==> flow/design.v <==
module alu16bit (
  input clk,                 
  input reset,               
  input [2:0] operation,     
  input [15:0] operand_A,
  input [15:0] operand_B,
  output reg [31:0] result, 
  output reg carry_flag,
  output reg zero_flag
);
parameter [2:0] ADD  = 3'b000,
                SUB  = 3'b001,
                MUL  = 3'b010,
                AND  = 3'b011,
                OR   = 3'b100,
                NAND = 3'b101,
                NOR  = 3'b110,
                XOR  = 3'b111;
reg [31:0] alu_result;  
reg alu_carry;
reg alu_zero;
always @(*) begin
  alu_result = 32'b0;
  alu_carry  = 1'b0;
  alu_zero   = 1'b0;
  case (operation)
    ADD: begin
      {alu_carry, alu_result} = {1'b0, operand_A} + {1'b0, operand_B};
      alu_zero = (alu_result[15:0] == 16'b0);
    end
    SUB: begin
      {alu_carry, alu_result} = {1'b0, operand_A} - {1'b0, operand_B};
      alu_zero = (alu_result[15:0] == 16'b0);
    end
    MUL: begin
      alu_result = operand_A * operand_B;   
      alu_zero = (alu_result == 32'b0);
    end
    AND: begin
      alu_result = {16'b0, (operand_A & operand_B)};
      alu_zero = (alu_result[15:0] == 16'b0);
    end
    OR: begin
      alu_result = {16'b0, (operand_A | operand_B)};
      alu_zero = (alu_result[15:0] == 16'b0);
    end
    NAND: begin
      alu_result = {16'b0, ~(operand_A & operand_B)};
      alu_zero = (alu_result[15:0] == 16'b0);
    end
    NOR: begin
      alu_result = {16'b0, ~(operand_A | operand_B)};
      alu_zero = (alu_result[15:0] == 16'b0);
    end
    XOR: begin
      alu_result = {16'b0, (operand_A ^ operand_B)};
      alu_zero = (alu_result[15:0] == 16'b0);
    end
    default: begin
      alu_result = 32'b0;
      alu_carry  = 1'b0;
      alu_zero   = 1'b1;
    end
  endcase
end
always @(posedge clk) begin
  if (reset) begin
    result     <= 32'b0;
    carry_flag <= 1'b0;
    zero_flag  <= 1'b0;
  end else begin
    result     <= alu_result;
    carry_flag <= alu_carry;
    zero_flag  <= alu_zero;
  end
end
endmodule
* From RTL to reports: alu16bit
Tool output for the design above, in the order of the flow.
Lines are those of the file above, counted from 1.
Operators carry their Yosys type and port widths (W data, S select, Z words).
Cell names lack the library's common part.
The mark - stands for no value.
- Top :: alu16bit
- Clock port :: clk
- Standard-cell library :: sky130hd
- Corner :: tt_025C_1v80

* Word level
Yosys after proc, flatten, opt, wreduce and memory -nomap, before mapping. Enables and synchronous resets that opt folds into registers are not counted as muxes. Memory bits, and registers merged into a memory's read port (data or address), are not among the register bits. Print and check cells are not counted. Equal cells are merged and count once.
- Eq/ne operators :: 7
- Add/subtract/negate cells :: 2
- Reductions and logical operators :: 10
- Multiply operators :: 1
- Mux-type cells :: 3
- Bitwise logic cells :: 5
** Operators by type and width (count)
- $mul A16 B16 Y32 :: 1
- $pmux W32 S8 :: 1
- $logic_not A16 Y1 :: 7
- $not A16 Y16 :: 2
- $logic_not A32 Y1 :: 1
- $add A16 B16 Y17 :: 1
- $sub A16 B16 Y17 :: 1
- $and A16 B16 Y16 :: 1
- $or A16 B16 Y16 :: 1
- $xor A16 B16 Y16 :: 1
- $eq A3 B3 Y1 const B :: 4
- $pmux W1 S8 :: 1
- $eq A3 B2 Y1 const B :: 2
- $reduce_or A6 Y1 :: 1
- $eq A3 B1 Y1 const B :: 1
- $logic_not A3 Y1 :: 1
- $pmux W1 S3 :: 1
- Output and inout bits :: 34
- Input port bits :: 37
- Register bits after elaboration :: 34
- Word-level cells :: 31

* Depth
Depth = most cells in a row (Yosys ltp): at word level without a register or memory, in the mapped netlist without a sequential cell, where the memories' decode and read muxes count.
- Word-level depth :: 4
- ABC_AREA :: 0
- Depth in mapped cells :: 25
- Depth with buffers taken out :: 24

* Synthesis result
The flow's flattened synthesis, as Yosys stat reports it; memories are mapped. The netlist is that of the ABC_AREA named above (0 if unset); the other value can give another one.
- Sequential area :: 0.0006807 sq mm
- Buffer cells :: 76
- Cell count :: 1602
- Mapped flip-flops :: 34
- Cell area after synthesis :: 0.0126021 sq mm
** Cells by type
- fa_1 :: count 196, area in all 3.92E+03 sq um
- ha_1 :: count 152, area in all 1.9E+03 sq um
- inv_1 :: count 282, area in all 1.06E+03 sq um
- nand2_1 :: count 194, area in all 728.198 sq um
- nor2_1 :: count 187, area in all 701.923 sq um
- dfxtp_1 :: count 34, area in all 680.653 sq um
- a21oi_1 :: count 67, area in all 335.322 sq um
- o21ai_0 :: count 52, area in all 260.25 sq um
- xnor2_1 :: count 29, area in all 253.994 sq um
- clkbuf_1 :: count 59, area in all 221.462 sq um
- xor2_1 :: count 24, area in all 210.202 sq um
- nor3_1 :: count 33, area in all 165.158 sq um
- nand4_1 :: count 21, area in all 131.376 sq um
- a211oi_1 :: count 16, area in all 120.115 sq um
- nand3_1 :: count 19, area in all 95.091 sq um
- nor4_1 :: count 15, area in all 93.84 sq um
- a21o_1 :: count 12, area in all 90.086 sq um
- o21a_1 :: count 12, area in all 90.086 sq um
Not listed: further types 61, cells in them 198.

* Worst setup path after synthesis
Source: OpenSTA report_checks on the synthesized netlist (no wires, ideal clock, input and output delay 20% of the period each), path of least setup slack; recovery checks are left aside. Register names are those of the netlist, which keeps one name where synthesis merged equal registers.
- Kind :: input to register
- From :: input operand_B[4]
- To :: register result[30]
- Required time :: 7.134 ns
- Path buffers :: 1
- Setup slack :: -0.080 ns
- Launch time at the first pin :: 1.440 ns
- Data arrival time :: 7.215 ns
- Clock period :: 7.2 ns
- Stages on the path :: 24
- Path delay :: 5.841 ns
- Library setup time :: 0.066 ns
- Input delay :: 1.440 ns
- Synthesis period reached :: 7.28 ns
"path delay" = arrival - input delay + setup time.
"stages on the path" counts driving pins, that of a launching flip-flop among them; a cell with two outputs on the path counts twice.
"synthesis period reached" = period - worst setup slack (recovery checks aside). The figure is calculated, with input and output delays left at 20% of the set period.
Between the ends stands the longest chain of elaborated cells between them, by number of cells; it is not shown to be the way that was timed. Of several equally long chains one is given.
Each line given opens the expression or statement behind the cell; cells for indexed reads and writes are added by Yosys, which also makes memories of some case tables.
- Cells stage by stage :: inv_1 -> buf_1 -> nor2_1 -> fa_1 -> inv_1 -> fa_1 -> fa_1 -> inv_1 -> fa_1 -> fa_1 -> inv_1 -> fa_1 -> inv_1 -> ha_1 -> nand3_1 -> nor2_1 -> a221oi_1 -> o221a_2 -> a2bb2oi_1 -> a31oi_1 -> or3_1 -> and4_1 -> o21a_1 -> nor2_1
- Cells in the longest elaborated chain :: 2
- Elaborated cells between the ends (all ways) :: 3
- Source lines of those cells :: 3
- Those cells by class :: 1 x add/sub; 1 x mul; 1 x mux
** Ends and longest elaborated chain, post-synthesis
- start: declaration :: RTL line 6 : input [15:0] operand_B,
- $mul A16 B16 Y32 :: RTL line 36 : alu_result = operand_A * operand_B;
- $pmux W32 S8 :: RTL line 26 : case (operation)
- end: assignment :: RTL line 68 : result     <= 32'b0;
- end: assignment :: RTL line 72 : result     <= alu_result;
- end: declaration :: RTL line 7 : output reg [31:0] result,

* Timing after layout
From the final timing report of run 2: the path of least setup slack in the routed layout; clock arrival at registers is part of the times.
- Kind :: input to register
- From :: input operand_B[2]
- To :: register zero_flag
- Library setup time :: 0.06 ns
- Launch time at the first pin :: 1.42 ns
- Data arrival time :: 7.22 ns
- Required time :: 7.33 ns
- Input delay :: 1.42 ns
- Stages on the path :: 24
- Clock period :: 7.11 ns
- Path buffers :: 4
- Setup slack :: 0.10 ns
Between the ends stands the longest chain of elaborated cells between them, by number of cells; it is not shown to be the way that was timed. Of several equally long chains one is given.
- Cells stage by stage :: buf_2 -> buf_12 -> buf_4 -> nand2_2 -> fa_1 -> fa_2 -> fa_1 -> inv_2 -> fa_1 -> fa_1 -> inv_1 -> fa_1 -> inv_2 -> ha_4 -> a21o_1 -> a221oi_2 -> o221a_4 -> o21ai_4 -> buf_4 -> a211oi_2 -> o2111ai_1 -> nor4_4 -> nand4_1 -> o21ai_1
- Cells in the longest elaborated chain :: 4
- Elaborated cells between the ends (all ways) :: 17
- Those cells by class :: 2 x add/sub; 1 x mul; 1 x mux; 5 x logic; 8 x reduce/logical
** Ends and longest elaborated chain, after layout
- start: declaration :: RTL line 6 : input [15:0] operand_B,
- $or A16 B16 Y16 :: RTL line 52 : alu_result = {16'b0, ~(operand_A | operand_B)};
- $not A16 Y16 :: RTL line 52
- $logic_not A16 Y1 :: RTL line 53 : alu_zero = (alu_result[15:0] == 16'b0);
- $pmux W1 S8 :: RTL line 26 : case (operation)
- end: assignment :: RTL line 70 : zero_flag  <= 1'b0;
- end: assignment :: RTL line 74 : zero_flag  <= alu_zero;
- end: declaration :: RTL line 9 : output reg zero_flag

Subject: flow runs of alu16bit

Hi,

4 stored runs of alu16bit in the flow (synthesis by Yosys, layout by OpenROAD, sky130hd cells), in arbitrary order. Constraints: input delay and output delay 20% of the set period each, output load 0.01 pF.
"clock period achieved" = clock period - worst setup slack. The figure is calculated, with input and output delays left at 20% of the set period.
"worst setup path time" means the part of the period allowed to the worst setup path (the constraints hold back 20% at inputs and 20% at outputs) less its slack; where the path has registers, the arrival times of their clocks count too.

* Run 1
** Files
==> flow/run.sh <==
#!/bin/bash
# the make line also repeats the synthesis and layout settings of config.mk as NAME=value (left out here)
make -C /OpenROAD-flow-scripts/flow DESIGN_CONFIG=/design/flow/config.mk WORK_HOME=/design/flow/orfs CLKGATE_MAP_FILE= finish
==> flow/config.mk <==
export PLATFORM = sky130hd
export DESIGN_NAME = alu16bit
export DESIGN_NICKNAME = alu16bit
export VERILOG_FILES = /design/flow/design.v
export SDC_FILE = /design/flow/constraint.sdc
export NUM_CORES = 4
export LEC_CHECK = 0
export ABC_AREA = 0
export CAP_MARGIN = 20
export CELL_PAD_IN_SITES_DETAIL_PLACEMENT = 2
export CELL_PAD_IN_SITES_GLOBAL_PLACEMENT = 0
export CORE_ASPECT_RATIO = 1.94
export CORE_MARGIN = 2
export CORE_UTILIZATION = 56
export CTS_CLUSTER_SIZE = 83
export HOLD_SLACK_MARGIN = -0.08
export MAX_ROUTING_LAYER = met5
export PLACE_DENSITY = 0.62
export SETUP_SLACK_MARGIN = 0.77
export SLEW_MARGIN = 0
export TNS_END_PERCENT = 5
==> flow/constraint.sdc <==
create_clock -name core_clock -period 10.2 [get_ports {clk}]
set_input_delay 2.0400 -clock core_clock [delete_from_list [all_inputs] [get_ports {clk}]]
set_output_delay 2.0400 -clock core_clock [all_outputs]
set_load 0.01 [all_outputs]
** Results
Incomplete, placement halted on DPL-0033.

* Run 2
** Files
==> flow/run.sh <==
#!/bin/bash
# the make line also repeats the synthesis and layout settings of config.mk as NAME=value (left out here)
make -C /OpenROAD-flow-scripts/flow DESIGN_CONFIG=/design/flow/config.mk WORK_HOME=/design/flow/orfs CLKGATE_MAP_FILE= finish
==> flow/config.mk <==
export PLATFORM = sky130hd
export DESIGN_NAME = alu16bit
export DESIGN_NICKNAME = alu16bit
export VERILOG_FILES = /design/flow/design.v
export SDC_FILE = /design/flow/constraint.sdc
export NUM_CORES = 4
export LEC_CHECK = 0
export CAP_MARGIN = 20
export CORE_MARGIN = 2
export CORE_UTILIZATION = 39
export SLEW_MARGIN = 20
==> flow/constraint.sdc <==
create_clock -name core_clock -period 7.11 [get_ports {clk}]
set_input_delay 1.4220 -clock core_clock [delete_from_list [all_inputs] [get_ports {clk}]]
set_output_delay 1.4220 -clock core_clock [all_outputs]
set_load 0.01 [all_outputs]
** Results
- Worst setup path time :: 5.58 ns
- Worst path kind :: input to register
- Utilization in the final report :: 54.5%
- Worst hold slack in the final report :: 2.014 ns
- Cell area after synthesis :: 0.0126021 sq mm
- Worst setup slack after layout :: 0.105 ns
- Clock period achieved :: 7.005 ns
- Setup total negative slack :: 0.000 ns
- Die area :: 0.0337677 sq mm

* Run 3
** Files
==> flow/run.sh <==
#!/bin/bash
# the make line also repeats the synthesis and layout settings of config.mk as NAME=value (left out here)
make -C /OpenROAD-flow-scripts/flow DESIGN_CONFIG=/design/flow/config.mk WORK_HOME=/design/flow/orfs CLKGATE_MAP_FILE= finish
==> flow/config.mk <==
export PLATFORM = sky130hd
export DESIGN_NAME = alu16bit
export DESIGN_NICKNAME = alu16bit
export VERILOG_FILES = /design/flow/design.v
export SDC_FILE = /design/flow/constraint.sdc
export NUM_CORES = 4
export LEC_CHECK = 0
export CAP_MARGIN = 10
export CELL_PAD_IN_SITES_GLOBAL_PLACEMENT = 3
export CORE_MARGIN = 8
export CORE_UTILIZATION = 40
export CTS_CLUSTER_DIAMETER = 107
export GPL_ROUTABILITY_DRIVEN = 0
export GPL_TIMING_DRIVEN = 0
export PLACE_DENSITY_LB_ADDON = 0.14
export SETUP_SLACK_MARGIN = -0.55
export SLEW_MARGIN = 5
export TNS_END_PERCENT = 5
==> flow/constraint.sdc <==
create_clock -name core_clock -period 7.2 [get_ports {clk}]
set_input_delay 1.4400 -clock core_clock [delete_from_list [all_inputs] [get_ports {clk}]]
set_output_delay 1.4400 -clock core_clock [all_outputs]
set_load 0.01 [all_outputs]
** Results
- Cell area after synthesis :: 0.0126021 sq mm
- Utilization in the final report :: 46.7%
- Worst hold slack in the final report :: 1.757 ns
- Worst setup path time :: 6.18 ns
- Worst path kind :: input to register
- Die area :: 0.0374403 sq mm
- Setup total negative slack :: -2.465 ns
- Worst setup slack after layout :: -0.420 ns
- Clock period achieved :: 7.620 ns

* Run 4
** Files
==> flow/run.sh <==
#!/bin/bash
# the make line also repeats the synthesis and layout settings of config.mk as NAME=value (left out here)
make -C /OpenROAD-flow-scripts/flow DESIGN_CONFIG=/design/flow/config.mk WORK_HOME=/design/flow/orfs CLKGATE_MAP_FILE= finish
==> flow/config.mk <==
export PLATFORM = sky130hd
export DESIGN_NAME = alu16bit
export DESIGN_NICKNAME = alu16bit
export VERILOG_FILES = /design/flow/design.v
export SDC_FILE = /design/flow/constraint.sdc
export NUM_CORES = 4
export LEC_CHECK = 0
export ABC_AREA = 0
export CAP_MARGIN = 30
export CELL_PAD_IN_SITES_DETAIL_PLACEMENT = 1
export CORE_MARGIN = 3
export CORE_UTILIZATION = 43
export GPL_ROUTABILITY_DRIVEN = 1
export HOLD_SLACK_MARGIN = 0.2
export MAX_ROUTING_LAYER = met5
export MIN_ROUTING_LAYER = met2
export PLACE_DENSITY_LB_ADDON = 0.06
export SLEW_MARGIN = 25
==> flow/constraint.sdc <==
create_clock -name core_clock -period 8.66 [get_ports {clk}]
set_input_delay 1.7320 -clock core_clock [delete_from_list [all_inputs] [get_ports {clk}]]
set_output_delay 1.7320 -clock core_clock [all_outputs]
set_load 0.01 [all_outputs]
** Results
- Worst setup slack after layout :: 0.136 ns
- Die area :: 0.0313981 sq mm
- Worst hold slack in the final report :: 2.514 ns
- Setup total negative slack :: 0.000 ns
- Cell area after synthesis :: 0.0126021 sq mm
- Utilization in the final report :: 50.5%
- Worst setup path time :: 6.79 ns
- Worst path kind :: input to register
- Clock period achieved :: 8.524 ns

Regards
